==> flow/design.v <==
module cordic_magphase #(
    parameter integer INPUT_WIDTH      = 16,
    parameter integer INT_WIDTH        = 32,
    parameter integer ITERATIONS       = 32,
    parameter integer GAIN_FRAC_BITS   = 28,
    parameter integer OUTPUT_FRAC_BITS = 14
) (
    input  wire                          clk,
    input  wire                          rst_n,
    input  wire                          start,
    input  wire signed [INPUT_WIDTH-1:0] x_in,
    input  wire signed [INPUT_WIDTH-1:0] y_in,
    output reg                           busy,
    output reg                           done,
    output reg  signed [INT_WIDTH-1:0]   magnitude,
    output reg  signed [INT_WIDTH-1:0]   phase
);
    localparam IDLE         = 2'd0;
    localparam ITERATE      = 2'd1;
    localparam POST_PROCESS = 2'd2;
    localparam DONE_STATE   = 2'd3;
    reg [1:0] state, state_next;
    reg signed [INT_WIDTH-1:0] x_reg, y_reg, x_next, y_next;
    reg signed [INT_WIDTH-1:0] z_reg, z_next;
    reg [5:0]                  iter_cnt, iter_cnt_next;
    reg signed [1:0] pi_correction, pi_correction_next;  
    localparam [31:0] PI_CONST32    = 32'h3243F6A8;  
    localparam [31:0] TWOPI_CONST32 = 32'h6487ED51;  
    localparam [31:0] K_INV32       = 32'd162600000;
    localparam signed [INT_WIDTH-1:0] PI_CONST    = {{(INT_WIDTH-32){PI_CONST32[31]}}, PI_CONST32};
    localparam signed [INT_WIDTH-1:0] TWOPI_CONST = {{(INT_WIDTH-32){TWOPI_CONST32[31]}}, TWOPI_CONST32};
    localparam signed [INT_WIDTH-1:0] K_INV       = {{(INT_WIDTH-32){K_INV32[31]}}, K_INV32};
    function signed [31:0] atan_lut;
        input [4:0] idx;
        begin
            case (idx)
                4'd0:  atan_lut = 32'sh0C90FDAA;
                4'd1:  atan_lut = 32'sh076B19C1;
                4'd2:  atan_lut = 32'sh03EB6EBF;
                4'd3:  atan_lut = 32'sh01FD5BA9;
                4'd4:  atan_lut = 32'sh00FFAAE0;
                4'd5:  atan_lut = 32'sh007FF55B;
                4'd6:  atan_lut = 32'sh003FFEA8;
                4'd7:  atan_lut = 32'sh001FFFDA;
                4'd8:  atan_lut = 32'sh000FFFEF;
                4'd9:  atan_lut = 32'sh0007FFFF;
                4'd10: atan_lut = 32'sh0003FFFF;
                4'd11: atan_lut = 32'sh0001FFFF;
                4'd12: atan_lut = 32'sh0000FFFF;
                4'd13: atan_lut = 32'sh00007FFF;
                4'd14: atan_lut = 32'sh00003FFF;
                4'd15: atan_lut = 32'sh00001FFF;  
                5'd16: atan_lut = 32'sh00000FFF;  
                5'd17: atan_lut = 32'sh000007FF;  
                5'd18: atan_lut = 32'sh000003FF;  
                5'd19: atan_lut = 32'sh000001FF;  
                5'd20: atan_lut = 32'sh000000FF;  
                5'd21: atan_lut = 32'sh0000007F;  
                5'd22: atan_lut = 32'sh0000003F;  
                5'd23: atan_lut = 32'sh0000001F;  
                5'd24: atan_lut = 32'sh0000000F;  
                5'd25: atan_lut = 32'sh00000007;  
                5'd26: atan_lut = 32'sh00000003;  
                5'd27: atan_lut = 32'sh00000001;  
                default: atan_lut = 32'sh00000000;  
            endcase
        end
    endfunction
    wire signed [47:0] mag_prod = x_reg * K_INV;  
    wire signed [INT_WIDTH-1:0] mag_corr = mag_prod >>> GAIN_FRAC_BITS;
    reg  signed [INT_WIDTH-1:0] phase_tmp;
    always @(posedge clk or negedge rst_n) begin
        if (!rst_n) begin
            state     <= IDLE;
            busy      <= 1'b0;
            done      <= 1'b0;
            x_reg     <= 0;
            y_reg     <= 0;
            z_reg     <= 0;
            iter_cnt  <= 0;
            magnitude <= 0;
            phase     <= 0;
            pi_correction <= 2'sd0;
        end else begin
            state    <= state_next;
            x_reg    <= x_next;
            y_reg    <= y_next;
            z_reg    <= z_next;
            iter_cnt <= iter_cnt_next;
            pi_correction <= pi_correction_next;
            busy     <= (state_next != IDLE) && (state_next != DONE_STATE);
            done     <= (state_next == DONE_STATE);
            if (state_next == DONE_STATE) begin
                magnitude <= ((mag_corr < 0) ? -mag_corr : mag_corr) << OUTPUT_FRAC_BITS;
                case (pi_correction)
                    -2'sd1: phase_tmp = z_next - PI_CONST;
                    2'sd0:  phase_tmp = z_next;
                    default: phase_tmp = z_next + PI_CONST;
                endcase
                if (phase_tmp > PI_CONST)
                    phase_tmp = phase_tmp - TWOPI_CONST;
                else if (phase_tmp < -PI_CONST)
                    phase_tmp = phase_tmp + TWOPI_CONST;
                phase <= phase_tmp;
            end
        end
    end
    always @* begin
        state_next          = state;
        x_next              = x_reg;
        y_next              = y_reg;
        z_next              = z_reg;
        iter_cnt_next       = iter_cnt;
        pi_correction_next  = pi_correction;
        case (state)
            IDLE, DONE_STATE: begin
                if (start) begin
                    x_next = {{(INT_WIDTH-INPUT_WIDTH){x_in[INPUT_WIDTH-1]}}, x_in};
                    y_next = {{(INT_WIDTH-INPUT_WIDTH){y_in[INPUT_WIDTH-1]}}, y_in};
                    if (x_next < 0) begin
                        x_next = -x_next;
                        y_next = -y_next;
                        pi_correction_next = (y_next >= 0) ? 2'sd1 : -2'sd1;
                    end else begin
                        pi_correction_next = 2'sd0;
                    end
                    z_next        = 0;
                    iter_cnt_next = 0;
                    state_next    = ITERATE;
                end else begin
                    state_next    = IDLE;
                end
            end
            ITERATE: begin
                if (iter_cnt < ITERATIONS) begin
                    if (y_reg >= 0) begin
                        x_next = x_reg + (y_reg >>> iter_cnt);
                        y_next = y_reg - (x_reg >>> iter_cnt);
                        z_next = z_reg + atan_lut(iter_cnt[4:0]);
                    end else begin
                        x_next = x_reg - (y_reg >>> iter_cnt);
                        y_next = y_reg + (x_reg >>> iter_cnt);
                        z_next = z_reg - atan_lut(iter_cnt[4:0]);
                    end
                    iter_cnt_next = iter_cnt + 1'b1;
                    if (iter_cnt == ITERATIONS-1)
                        state_next = POST_PROCESS;
                end else begin
                    state_next = POST_PROCESS;
                end
            end
            POST_PROCESS: begin
                state_next = DONE_STATE;
            end
            default: state_next = IDLE;
        endcase
    end
endmodule
# == Tool chain data of cordic_magphase ==
# What the tools print for cordic_magphase, step after step.
# Lines are those of the file above, counted from 1.
# The mark - stands for no value.
# inputs
design,cordic_magphase
clk_port,clk
lib,sky130hd
pvt_corner,tt_025C_1v80

# == Word level ==
# Source: Yosys, flattened and elaborated, memories not mapped. Widths are those after wreduce. Registers that Yosys merges into a memory's read port (data or address) are not register bits. Print and check cells do not count.
# Yosys's memory passes give these memory sizes; they may raise the number of words (mostly to a power of two), join words into wider ones and drop unused or constant bits.
# bits
elab_cells,91
ff_bits,158
rom_bits,1792
mem_bits_rw,0
latch_bits,0
out_inout_bits,66
clocked_rd_ports_x_width,0
in_bits,35
n_memories,2
# mem_list
memory,words,word_bits,read_ports,wr,line_no,text
(name not given),32,28,1,0,36,case (idx)
(name not given),32,28,1,0,36,
# classes
shift,2
reduce_and_logical,8
muxes,36
mul,1
cmp,7
n_logic,2
n_div,0
n_eq,9
n_addsub,14
# ops
operator,count
multiplier 32 x 23 -> 42 bit (second input constant),1
2-to-1 mux 32 bit,20
case mux 32 bit (select 2 bit),3
adder 32 bit,3
subtractor 32 bit,3
case mux 32 bit (select 3 bit),1
negator 16 -> 32 bit,2
>= comparator 32 x 1 -> 1 bit (second input constant),2
>>> shifter 32 x 6 -> 32 bit,2
adder 32 x 31 -> 32 bit (second input constant),1
subtractor 32 x 31 -> 32 bit (second input constant),1
greater-than comparator 32 x 31 -> 1 bit (second input constant),1
< comparator 32 x 31 -> 1 bit (second input constant),1
adder 32 bit (second input constant),1
subtractor 32 bit (second input constant),1
< comparator 20 x 1 -> 1 bit (second input constant),1
negator 18 bit,1
2-to-1 mux 18 bit,1
< comparator 16 x 1 -> 1 bit (second input constant),1
case mux 6 bit (select 2 bit),1
2-to-1 mux 6 bit,2
2-to-1 mux 2 bit,6
equality test 2 bit (second input constant),4
inequality test 2 bit (second input constant),3
adder 6 x 1 -> 6 bit (second input constant),1
equality test 6 x 5 -> 1 bit (second input constant),1
< comparator 6 bit (second input constant),1
case mux 2 bit (select 3 bit),1
# Other operator kinds: 9; their cells: 12.

# == Logic depth ==
# Depth = most cells in a row (Yosys ltp): at word level without a register or memory, in the mapped netlist without a sequential cell, where the memories' decode and read muxes count.
# depth
depth_word,14
abc_area,0
depth_mapped,44
depth_no_buf,36

# == After synthesis ==
# Source: synth_stat.txt of the flow (Yosys; design flattened, memories mapped). It holds for the ABC_AREA given above (unset counts as 0); a run with the other value may have another netlist.
# types
cell_type,count,area_total_um2
sky130_fd_sc_hd__ha_1,355,4441.76
sky130_fd_sc_hd__dfrtp_1,158,3.95E+03
sky130_fd_sc_hd__fa_1,175,3503.36
sky130_fd_sc_hd__mux4_2,69,1553.99
sky130_fd_sc_hd__a21oi_1,275,1376.32
sky130_fd_sc_hd__xnor2_1,155,1.36E+03
sky130_fd_sc_hd__inv_1,355,1.33E+03
sky130_fd_sc_hd__nand2_1,355,1.33E+03
sky130_fd_sc_hd__o21ai_0,209,1.05E+03
sky130_fd_sc_hd__nor2_1,257,964.675
sky130_fd_sc_hd__xor2_1,89,779.498
sky130_fd_sc_hd__a21o_1,72,540.518
sky130_fd_sc_hd__mux2i_1,44,440.422
sky130_fd_sc_hd__nand3_1,87,435.418
sky130_fd_sc_hd__clkbuf_1,115,431.664
sky130_fd_sc_hd__a31oi_1,52,325.312
sky130_fd_sc_hd__mux2_2,27,304.042
sky130_fd_sc_hd__nor3_1,55,275.264
# Not listed: further types 97, cells in them 721.
# synth_totals
buf_cells,180
flip_flops,160
mapped_cells,3625
seqArea_um2,4006.3
yosys_area_um2,29866.1

# == Timing after synthesis ==
# Source: OpenSTA report_checks on the synthesized netlist (no wires, ideal clock, input and output delay 20% of the period each), path of least setup slack; recovery checks are left aside. Register names are those of the netlist, which keeps one name where synthesis merged equal registers.
# synth_path
path_kind,input-to-reg
from,input port start
to,register phase[10]
path_slack_ns,11.064
launch_ns,4.000
in_delay_ns,4.000
path_delay_ns,4.937
setup_time_ns,0.125
t_arrival_ns,8.812
path_buffers,5
tclk_ns,20.0
stages,23
required_time_ns,19.875
synth_period_reached_ns,8.936
# "path_delay_ns" = arrival - input delay + setup time.
# "stages": output pins that drive a net of the path, with the launching flip-flop's if there is one; two outputs of one cell count as two.
# "synth_period_reached_ns" is the clock period less the worst setup slack; recovery checks do not enter. This is arithmetic on one report: input and output delays are still those of the set period (20% each).
# The rows between start and end are the longest chain of elaborated cells between them; the timing report does not say that the signal goes this way. Where chains are equally long, one stands for them.
# Each line given opens the expression or statement behind the cell; cells for indexed reads and writes are added by Yosys, which also makes memories of some case tables.
# synth_via
path_cell_list,sky130_fd_sc_hd__or3b_1 -> sky130_fd_sc_hd__clkbuf_1 -> sky130_fd_sc_hd__and2_1 -> sky130_fd_sc_hd__clkbuf_1 -> sky130_fd_sc_hd__buf_1 -> sky130_fd_sc_hd__a22o_1 -> sky130_fd_sc_hd__ha_1 -> sky130_fd_sc_hd__nor2b_1 -> sky130_fd_sc_hd__o31a_1 -> sky130_fd_sc_hd__o2111ai_1 -> sky130_fd_sc_hd__a21oi_1 -> sky130_fd_sc_hd__o21a_1 -> sky130_fd_sc_hd__nor4b_1 -> sky130_fd_sc_hd__o21ai_0 -> sky130_fd_sc_hd__a22oi_1 -> sky130_fd_sc_hd__o2111ai_1 -> sky130_fd_sc_hd__a211o_1 -> sky130_fd_sc_hd__a31oi_2 -> sky130_fd_sc_hd__buf_4 -> sky130_fd_sc_hd__buf_2 -> sky130_fd_sc_hd__o32ai_1 -> sky130_fd_sc_hd__xnor2_1 -> sky130_fd_sc_hd__mux2_2
elab_chain_len,8
cone_cells,15
cone_classes,4 x add/sub; 2 x compare; 1 x eq/ne; 8 x mux
# synth_rtl
element,line_no,text
start: declaration,10,"input  wire                          start,"
2-to-1 mux 32 bit,117,if (start) begin
case mux 32 bit (select 3 bit),115,case (state)
adder 32 x 31 -> 32 bit,98,default: phase_tmp = z_next + PI_CONST;
case mux 32 bit (select 2 bit),95,case (pi_correction)
2-to-1 mux 32 bit,93,if (state_next == DONE_STATE) begin
adder 32 bit,103,phase_tmp = phase_tmp + TWOPI_CONST;
2-to-1 mux 32 bit,102,else if (phase_tmp < -PI_CONST)
2-to-1 mux 32 bit,100,if (phase_tmp > PI_CONST)
end: assignment,82,phase     <= 0;
end: assignment,104,phase <= phase_tmp;
end: declaration,16,output reg  signed [INT_WIDTH-1:0]   phase
# Some nets on the timed path still bear RTL names; the line given drives or declares the net.
# synth_named_nets
signal,line_no
z_next[5],115

# == Timing after layout ==
# Path of least setup slack in the final report of run 1 (OpenROAD, finished layout, wires in). Where an end is a register, its clock arrival counts in the times.
# layout_path
path_kind,reg-to-reg
from,register iter_cnt[2]
to,register phase[28]
path_buffers,2
launch_ns,0.50
stages,33
t_arrival_ns,9.09
path_slack_ns,2.06
required_time_ns,11.15
tclk_ns,10.7
setup_time_ns,0.06
# The rows between start and end are the longest chain of elaborated cells between them; the timing report does not say that the signal goes this way. Where chains are equally long, one stands for them.
# A memory read counts as a cell of the chain, while the word-level depth stops at memories.
# layout_via
path_cell_list,sky130_fd_sc_hd__dfrtp_2 -> sky130_fd_sc_hd__clkinv_1 -> sky130_fd_sc_hd__ha_1 -> sky130_fd_sc_hd__nor2_1 -> sky130_fd_sc_hd__a21oi_1 -> sky130_fd_sc_hd__inv_1 -> sky130_fd_sc_hd__ha_1 -> sky130_fd_sc_hd__nand2_1 -> sky130_fd_sc_hd__nor2_1 -> sky130_fd_sc_hd__a31oi_1 -> sky130_fd_sc_hd__buf_4 -> sky130_fd_sc_hd__xor2_1 -> sky130_fd_sc_hd__ha_1 -> sky130_fd_sc_hd__a21oi_1 -> sky130_fd_sc_hd__o221ai_2 -> sky130_fd_sc_hd__o22ai_1 -> sky130_fd_sc_hd__o311a_1 -> sky130_fd_sc_hd__o31a_1 -> sky130_fd_sc_hd__nor4_2 -> sky130_fd_sc_hd__ha_1 -> sky130_fd_sc_hd__a21o_1 -> sky130_fd_sc_hd__or3_1 -> sky130_fd_sc_hd__o2111ai_1 -> sky130_fd_sc_hd__a21oi_1 -> sky130_fd_sc_hd__a221o_1 -> sky130_fd_sc_hd__a21oi_1 -> sky130_fd_sc_hd__o2111ai_1 -> sky130_fd_sc_hd__a211o_1 -> sky130_fd_sc_hd__a31oi_2 -> sky130_fd_sc_hd__buf_4 -> sky130_fd_sc_hd__nor4b_1 -> sky130_fd_sc_hd__or4_1 -> sky130_fd_sc_hd__nand3_1
elab_chain_len,14
cone_cells,29
cone_classes,6 x add/sub; 3 x compare; 2 x eq/ne; 16 x mux; 2 x memory
# layout_rtl
element,line_no,text
start: declaration,25,"reg [5:0]                  iter_cnt, iter_cnt_next;"
start: assignment,80,iter_cnt  <= 0;
start: assignment,89,iter_cnt <= iter_cnt_next;
memory read (32 x 28 bit),36,case (idx)
2-to-1 mux 32 bit,136,if (y_reg >= 0) begin
2-to-1 mux 32 bit,135,if (iter_cnt < ITERATIONS) begin
2-to-1 mux 32 bit,115,case (state)
subtractor 32 bit,143,z_next = z_reg - atan_lut(iter_cnt[4:0]);
2-to-1 mux 32 bit,136,
2-to-1 mux 32 bit,135,
case mux 32 bit (select 3 bit),115,
adder 32 x 31 -> 32 bit,98,default: phase_tmp = z_next + PI_CONST;
case mux 32 bit (select 2 bit),95,case (pi_correction)
2-to-1 mux 32 bit,93,if (state_next == DONE_STATE) begin
adder 32 bit,103,phase_tmp = phase_tmp + TWOPI_CONST;
2-to-1 mux 32 bit,102,else if (phase_tmp < -PI_CONST)
2-to-1 mux 32 bit,100,if (phase_tmp > PI_CONST)
end: assignment,82,phase     <= 0;
end: assignment,104,phase <= phase_tmp;
end: declaration,16,output reg  signed [INT_WIDTH-1:0]   phase
# Some nets on the timed path still bear RTL names; the line given drives or declares the net.
# layout_named_nets
signal,line_no
z_next[19],115

# Below are 5 stored runs of the flow (Yosys, OpenROAD; platform sky130hd) on cordic_magphase, each with its settings and what was measured, unordered. Constraints: input delay and output delay 20% of the set period each, output load 0.01 pF.
# By "achievedPeriod_ns" is meant the clock period of the run minus its worst setup slack. This is arithmetic on one report: input and output delays are still those of the set period (20% each).
# "worst_path_time_ns" means the part of the period allowed to the worst setup path (the constraints hold back 20% at inputs and 20% at outputs) less its slack; where the path has registers, the arrival times of their clocks count too.
# Among the settings, . means not set for that run.
# A result given as . is not shown for that run.
stored run,CORE_UTILIZATION,period_ns,CAP_MARGIN,CORE_MARGIN,SLEW_MARGIN,CELL_PAD_IN_SITES_DETAIL_PLACEMENT,CELL_PAD_IN_SITES_GLOBAL_PLACEMENT,CORE_ASPECT_RATIO,CTS_CLUSTER_DIAMETER,MAX_ROUTING_LAYER,MIN_ROUTING_LAYER,PLACE_DENSITY_LB_ADDON,SETUP_SLACK_MARGIN,TNS_END_PERCENT,ABC_AREA,CTS_CLUSTER_SIZE,GPL_TIMING_DRIVEN,design_die_area_um2,hold_ws_ns,fin_tns_ns,yosys.chip_area_um2,worst_path_time_ns,worst_path_kind,achievedPeriod_ns,worst_setup_slack_ns,finish.stdcell_area_um2,finalUtil_frac
run 1,27,10.7,20,2,20,.,.,.,.,.,.,.,.,.,.,.,.,113293.0,0.497,0.000,29866.1,8.64,reg-to-reg,8.643,2.057,32920.3,0.299
run 2,40,20.0,20,2,20,.,.,.,.,.,.,.,.,.,.,.,.,76867.6,0.484,0.000,29866.1,6.44,input-to-reg,10.444,9.556,32225.9,0.434
run 3,19,6.44,20,10,20,2,1,0.85,112,met4,met2,0.11,0.49,80,.,.,.,173502.0,0.495,-46.905,29866.1,7.64,reg-to-reg,7.643,-1.203,47327.9,0.302
run 4,64,6.64,5,2,35,.,2,.,.,.,met1,0.26,.,15,1,98,.,.,.,.,.,.,.,.,.,.,.
run 5,23,11.1,40,2,25,.,3,.,243,met5,.,.,.,85,.,88,1,132751.0,0.489,0.000,29866.1,9.13,reg-to-reg,9.125,1.975,33480.9,0.259
# Run 4: stopped before the end: placement reported FLW-0024
